==> flow/design.v <==
module ACTIVEPRO (
    input       RESET,
    input       SYS_CLOCK,                
    output reg  ACTIVE_DATA ,             
    output reg  ACTIVE_CLOCK,             
    input [511:0] ACTIVE_MESSAGE,         
    input [5:0] ACTIVE_CHANNEL,           
    input  ACTIVE_WR                      
    );
    reg [63:0][7:0] ACTIVE_MESSAGE_LATCHED; 
    reg [7:0] MESSAGE_LENGTH;
    reg [14:0] state;
    wire clockstate;
    wire [2:0] bitcount;
    wire [7:0] bytecount;
    assign clockstate = state[0];
    assign bitcount[2:0] = state[3:1];
    assign bytecount[7:0] = state[11:4];
    wire [7:0] FIRST_BYTE;
    assign FIRST_BYTE = 8'h7F;
    wire [7:0] SECOND_BYTE;
    assign SECOND_BYTE = (ACTIVE_CHANNEL & 8'h3F) | 8'h40;
    reg [7:0] clock_divider;
    reg [7:0] NEW_LENGTH;
    always @*
    begin
        NEW_LENGTH = 8'd66;
        for (int x = 63; x >= 1; x--)
            if (ACTIVE_MESSAGE[8*x +: 8] == 8'h0)
                NEW_LENGTH = x + 2;         
    end
    always @ (posedge SYS_CLOCK)
    begin
        if (RESET)
        begin
            state <= 0;
            ACTIVE_CLOCK <= 0;
            ACTIVE_DATA <= 0;
        end
        else
        begin
            if (state)
            begin
                state <= state + 1;
                if (clockstate == 1)    
                begin
                    ACTIVE_CLOCK <= 0;
                    if (bytecount == 0)
                        ACTIVE_DATA <= FIRST_BYTE[7-bitcount];
                    else if (bytecount == 1)
                        ACTIVE_DATA <= SECOND_BYTE[7-bitcount];
                    else
                        ACTIVE_DATA <= ACTIVE_MESSAGE_LATCHED[MESSAGE_LENGTH - bytecount - 1][7-bitcount];
                end
                else if (clockstate == 0)  ACTIVE_CLOCK <= 1;
                if (bytecount >= MESSAGE_LENGTH) state <= 0;
            end
            else         
            begin
                if (ACTIVE_WR) 
                begin
                    state <= 1;      
                    ACTIVE_MESSAGE_LATCHED <= ACTIVE_MESSAGE;
                    MESSAGE_LENGTH <= NEW_LENGTH;
                end
            end
        end
    end
endmodule 
==> Tool chain data of ACTIVEPRO <==
The steps from the RTL of ACTIVEPRO to its reports follow in flow order.
Line numbers count from 1 in the design file above.
Cell names lack the library's common part.
{ "inputs": {"design": "ACTIVEPRO", "clock_port": "SYS_CLOCK", "cell_library": "sky130hd", "pvt_corner": "tt_025C_1v80"} }

==> Word-level counts <==
Yosys after proc, flatten, opt, wreduce and memory -nomap, before mapping. Memory bits, and registers merged into a memory's read port (data or address), are not among the register bits. Print and check cells are not counted. Equal cells are merged and count once.
{ "word_totals": {"ff_bits": 537, "in_bits": 521, "out_inout_bits": 2, "elab_cells": 163} }
{ "op_classes": {"addsub": 5, "cmp": 1, "equal": 1, "n_shift": 3, "muxes": 68, "bitwise": 2, "reduce_and_logical": 73} }
{ "op_table": {"columns": ["operator", "n"], "rows": [
  ["512-bit by 14-bit indexed select with 1-bit output", 1],
  ["8-bit zero test", 64],
  ["6-bit 2-to-1 mux", 32],
  ["5-bit 2-to-1 mux", 16],
  ["62-bit OR reduction", 1],
  ["61-bit OR reduction", 1],
  ["15-bit 2-to-1 mux", 3],
  ["4-bit 2-to-1 mux", 8],
  ["29-bit OR reduction", 1],
  ["15-bit by 1-bit adder with 15-bit output with constant B", 1],
  ["15-bit nonzero test", 1],
  ["13-bit by 4-bit adder with 14-bit output", 1],
  ["13-bit OR reduction", 1],
  ["3-bit 2-to-1 mux", 4],
  ["9-bit by 2-bit subtractor with 10-bit output with constant B", 1],
  ["8-bit by 8-bit subtractor with 9-bit output", 1],
  ["8-bit by 1-bit equality test with 1-bit output with constant B", 1],
  ["8-bit by 4-bit indexed select with 1-bit output", 1],
  ["8-bit by 4-bit indexed select with 1-bit output with constant A", 1],
  ["8-bit >= comparator", 1],
  ["5-bit OR reduction", 1],
  ["3-bit by 3-bit subtractor with 4-bit output with constant A", 1],
  ["2-bit 2-to-1 mux", 2],
  ["3-bit AND reduction", 1],
  ["1-bit 2-to-1 mux", 3],
  ["1-bit inverter", 2],
  ["2-bit AND reduction", 1],
  ["2-bit nonzero test", 1]
]} }

==> Depth <==
Depth = most cells in a row (Yosys ltp): at word level without a register or memory, in the mapped netlist without a sequential cell, where the memories' decode and read muxes count.
{ "logic_depth": {"word_depth": 63, "abc_area": 0, "depth_mapped": 16, "depth_no_buf": 15} }

==> Synthesis result <==
Source: synth_stat.txt of the flow (Yosys; design flattened, memories mapped). It holds for the ABC_AREA given above (unset counts as 0); a run with the other value may have another netlist.
Totals and module areas in this step are rounded.
{ "by_type": {"columns": ["cell_type", "n", "area_total_um2"], "rows": [
  ["edfxtp_1", 519, 1.56E+04],
  ["mux4_2", 130, 2.93E+03],
  ["nor4_1", 113, 706.928],
  ["nand2_1", 99, 371.606],
  ["dfxtp_1", 17, 340.326],
  ["a22oi_1", 30, 225.216],
  ["a22o_1", 22, 192.685],
  ["nor2_1", 51, 191.434],
  ["or4_1", 23, 172.666],
  ["ha_1", 10, 125.12],
  ["nand3_1", 25, 125.12],
  ["a21oi_1", 24, 120.115],
  ["o21ai_0", 24, 120.115],
  ["a221oi_1", 13, 113.859],
  ["xnor2_1", 12, 105.101],
  ["nor3_1", 18, 90.086],
  ["buf_2", 15, 75.072],
  ["buf_4", 10, 75.072]
]} }
Other cell types: 43; their cells: 146.
{ "synth_totals": {"mapped_cells": 1301, "area_um2": 23000, "sequential_area_um2": 16000, "flip_flops": 536, "buffers": 49} }

==> Timing after synthesis <==
OpenSTA on the mapped netlist: ideal clock, no wires. The path of least setup slack (recovery checks aside). Input and output delay are each 20% of the period. Register names are those of the netlist, which keeps one name where synthesis merged equal registers.
{ "synth_timing": {"path_kind": "input -> register", "from": "input port RESET", "to": "register ACTIVE_MESSAGE_LATCHED", "clock_period_ns": 10.0, "in_delay_ns": 2.000, "setup_time_ns": 2.155, "launch_ns": 2.000, "t_arrival_ns": 39.394, "required_ns": 7.845, "setup_slack_ns": -31.549, "path_delay_ns": 39.549, "path_stages": 1, "path_buffers": 0, "period_less_setup_slack_ns": 41.549} }
"path_delay_ns" is the arrival time less input delay plus setup time.
"path_stages" counts driving pins, that of a launching flip-flop among them; a cell with two outputs on the path counts twice.
"period_less_setup_slack_ns" = period - worst setup slack (recovery checks aside). The figure is calculated, with input and output delays left at 20% of the set period.
Where an end lacks its bit number, it is one bit of the signal, or one of the new flip-flops if synthesis recoded a state register.
Between the ends stands the longest chain of elaborated cells between them, by number of cells; it is not shown to be the way that was timed. Of several equally long chains one is given.
A line is the first line of the expression or statement that the cell stems from. Yosys adds cells for indexed reads and writes and turns some case tables into memories.
{ "synth_between": {"path_cell_list": "nor3b_1", "elab_chain_len": 2, "cone_cells": 2, "lines_between": 0, "cone_classes": "1 x logic; 1 x reduce/logical"} }
{ "synth_lines": {"columns": ["item", "line", "source"], "rows": [
  ["start: declaration", 2, "input       RESET,"],
  ["1-bit inverter", null, null],
  ["3-bit AND reduction", null, null],
  ["end: assignment", 63, "ACTIVE_MESSAGE_LATCHED <= ACTIVE_MESSAGE;"],
  ["end: declaration", 10, "reg [63:0][7:0] ACTIVE_MESSAGE_LATCHED;"]
]} }

==> Path in the finished layout <==
Path of least setup slack in the final report of run 1 (OpenROAD, finished layout, wires in). Where an end is a register, its clock arrival counts in the times.
{ "layout_timing": {"path_kind": "register -> register", "from": "register state[4]", "to": "register ACTIVE_DATA", "clock_period_ns": 7.48, "setup_time_ns": 0.14, "launch_ns": 0.59, "t_arrival_ns": 4.64, "required_ns": 7.93, "setup_slack_ns": 3.29, "path_stages": 14, "path_buffers": 1} }
Between the ends stands the longest chain of elaborated cells between them, by number of cells; it is not shown to be the way that was timed. Of several equally long chains one is given.
At most two assigning lines are given for a register; there are more.
{ "layout_between": {"path_cell_list": "dfxtp_1 ha_1 inv_1 fa_1 inv_1 ha_1 and2_2 buf_4 a22o_1 o21ai_0 o21ai_0 mux4_2 o2111ai_1 a41oi_1", "elab_chain_len": 6, "cone_cells": 10, "lines_between": 4, "cone_classes": "3 x add/sub; 1 x eq/ne; 1 x shift; 2 x mux; 3 x reduce/logical"} }
{ "layout_lines": {"columns": ["item", "line", "source"], "rows": [
  ["start: declaration", 12, "reg [14:0] state;"],
  ["start: assignment", 36, "state <= 0;"],
  ["start: assignment", 44, "state <= state + 1;"],
  ["8-bit by 8-bit subtractor with 9-bit output", 53, "ACTIVE_DATA <= ACTIVE_MESSAGE_LATCHED[MESSAGE_LENGTH - bytecount - 1][7-bitcount];"],
  ["9-bit by 2-bit subtractor with 10-bit output", 53, null],
  ["13-bit by 4-bit adder with 14-bit output", 53, null],
  ["512-bit by 14-bit indexed select with 1-bit output", 53, null],
  ["1-bit 2-to-1 mux", 50, "else if (bytecount == 1)"],
  ["1-bit 2-to-1 mux", 48, "if (bytecount == 0)"],
  ["end: assignment", 49, "ACTIVE_DATA <= FIRST_BYTE[7-bitcount];"],
  ["end: assignment", 51, "ACTIVE_DATA <= SECOND_BYTE[7-bitcount];"],
  ["end: declaration", 4, "output reg  ACTIVE_DATA ,"]
]} }

ACTIVEPRO through Yosys and OpenROAD on sky130hd: 5 stored runs, unordered, with their settings and measured results. The constraints put input and output delay at 20% of the set period each and load the outputs with 0.01 pF.
"achieved clock period" means the clock period less the worst setup slack. The figure is calculated, with input and output delays left at 20% of the set period.
"total power after layout" is the tool's figure for a default switching activity; nothing was simulated.
The results are shown rounded.

==> run 1: settings <==
{ "CORE_UTILIZATION": 50, "PLACE_DENSITY": 0.6, "period_ns": 7.48, "CAP_MARGIN": 20, "CORE_MARGIN": 2, "SLEW_MARGIN": 20 }
==> run 1: results <==
worst setup slack after layout: 3.3 ns
standard-cell area of the final layout: 30000 sq um
achieved clock period: 4.187 ns
worst hold slack in the final report: 0.49 ns
total power after layout: 7.1 mW
total die area: 47000 sq um
utilization after routing: 69%
post-synthesis cell area: 23000 sq um

==> run 2: settings <==
{ "ABC_AREA": 1, "CELL_PAD_IN_SITES_GLOBAL_PLACEMENT": 2, "CORE_UTILIZATION": 20, "MIN_ROUTING_LAYER": "met2", "PLACE_DENSITY_LB_ADDON": 0.04, "SLEW_MARGIN": 35, "period_ns": 10.0, "CAP_MARGIN": 20, "CORE_MARGIN": 2 }
==> run 2: results <==
worst setup slack after layout: 4.0 ns
standard-cell area of the final layout: 32000 sq um
achieved clock period: 5.984 ns
worst hold slack in the final report: 0.48 ns
total power after layout: 5.8 mW
total die area: 120000 sq um
utilization after routing: 29%
post-synthesis cell area: 23000 sq um

==> run 3: settings <==
{ "CORE_UTILIZATION": 61, "CTS_CLUSTER_SIZE": 94, "GPL_ROUTABILITY_DRIVEN": 0, "PLACE_DENSITY_LB_ADDON": 0.27, "SETUP_SLACK_MARGIN": 0.53, "SLEW_MARGIN": 40, "period_ns": 7.07, "CAP_MARGIN": 20, "CORE_MARGIN": 2 }
==> run 3: results <==
worst setup slack after layout: 2.9 ns
standard-cell area of the final layout: 30000 sq um
achieved clock period: 4.121 ns
worst hold slack in the final report: 0.49 ns
total power after layout: 7.4 mW
total die area: 39000 sq um
utilization after routing: 83%
post-synthesis cell area: 23000 sq um

==> run 4: settings <==
{ "CELL_PAD_IN_SITES_DETAIL_PLACEMENT": 1, "CORE_UTILIZATION": 21, "GPL_ROUTABILITY_DRIVEN": 1, "MAX_ROUTING_LAYER": "met4", "MIN_ROUTING_LAYER": "met1", "PLACE_DENSITY_LB_ADDON": 0.15, "TNS_END_PERCENT": 75, "period_ns": 5.25, "CAP_MARGIN": 20, "CORE_MARGIN": 2, "SLEW_MARGIN": 20 }
==> run 4: results <==
worst setup slack after layout: 1.1 ns
standard-cell area of the final layout: 32000 sq um
achieved clock period: 4.168 ns
worst hold slack in the final report: 0.50 ns
total power after layout: 11 mW
total die area: 110000 sq um
utilization after routing: 30%
post-synthesis cell area: 23000 sq um

==> run 5: settings <==
{ "ABC_AREA": 1, "CELL_PAD_IN_SITES_DETAIL_PLACEMENT": 2, "CORE_UTILIZATION": 34, "CTS_CLUSTER_DIAMETER": 87, "CTS_CLUSTER_SIZE": 61, "GPL_ROUTABILITY_DRIVEN": 0, "PLACE_DENSITY_LB_ADDON": 0.27, "SLEW_MARGIN": 40, "TNS_END_PERCENT": 25, "period_ns": 7.07, "CAP_MARGIN": 20, "CORE_MARGIN": 2 }
==> run 5: results <==
worst setup slack after layout: 1.2 ns
standard-cell area of the final layout: 30000 sq um
achieved clock period: 5.847 ns
worst hold slack in the final report: 0.51 ns
total power after layout: 6.9 mW
total die area: 69000 sq um
utilization after routing: 46%
post-synthesis cell area: 23000 sq um
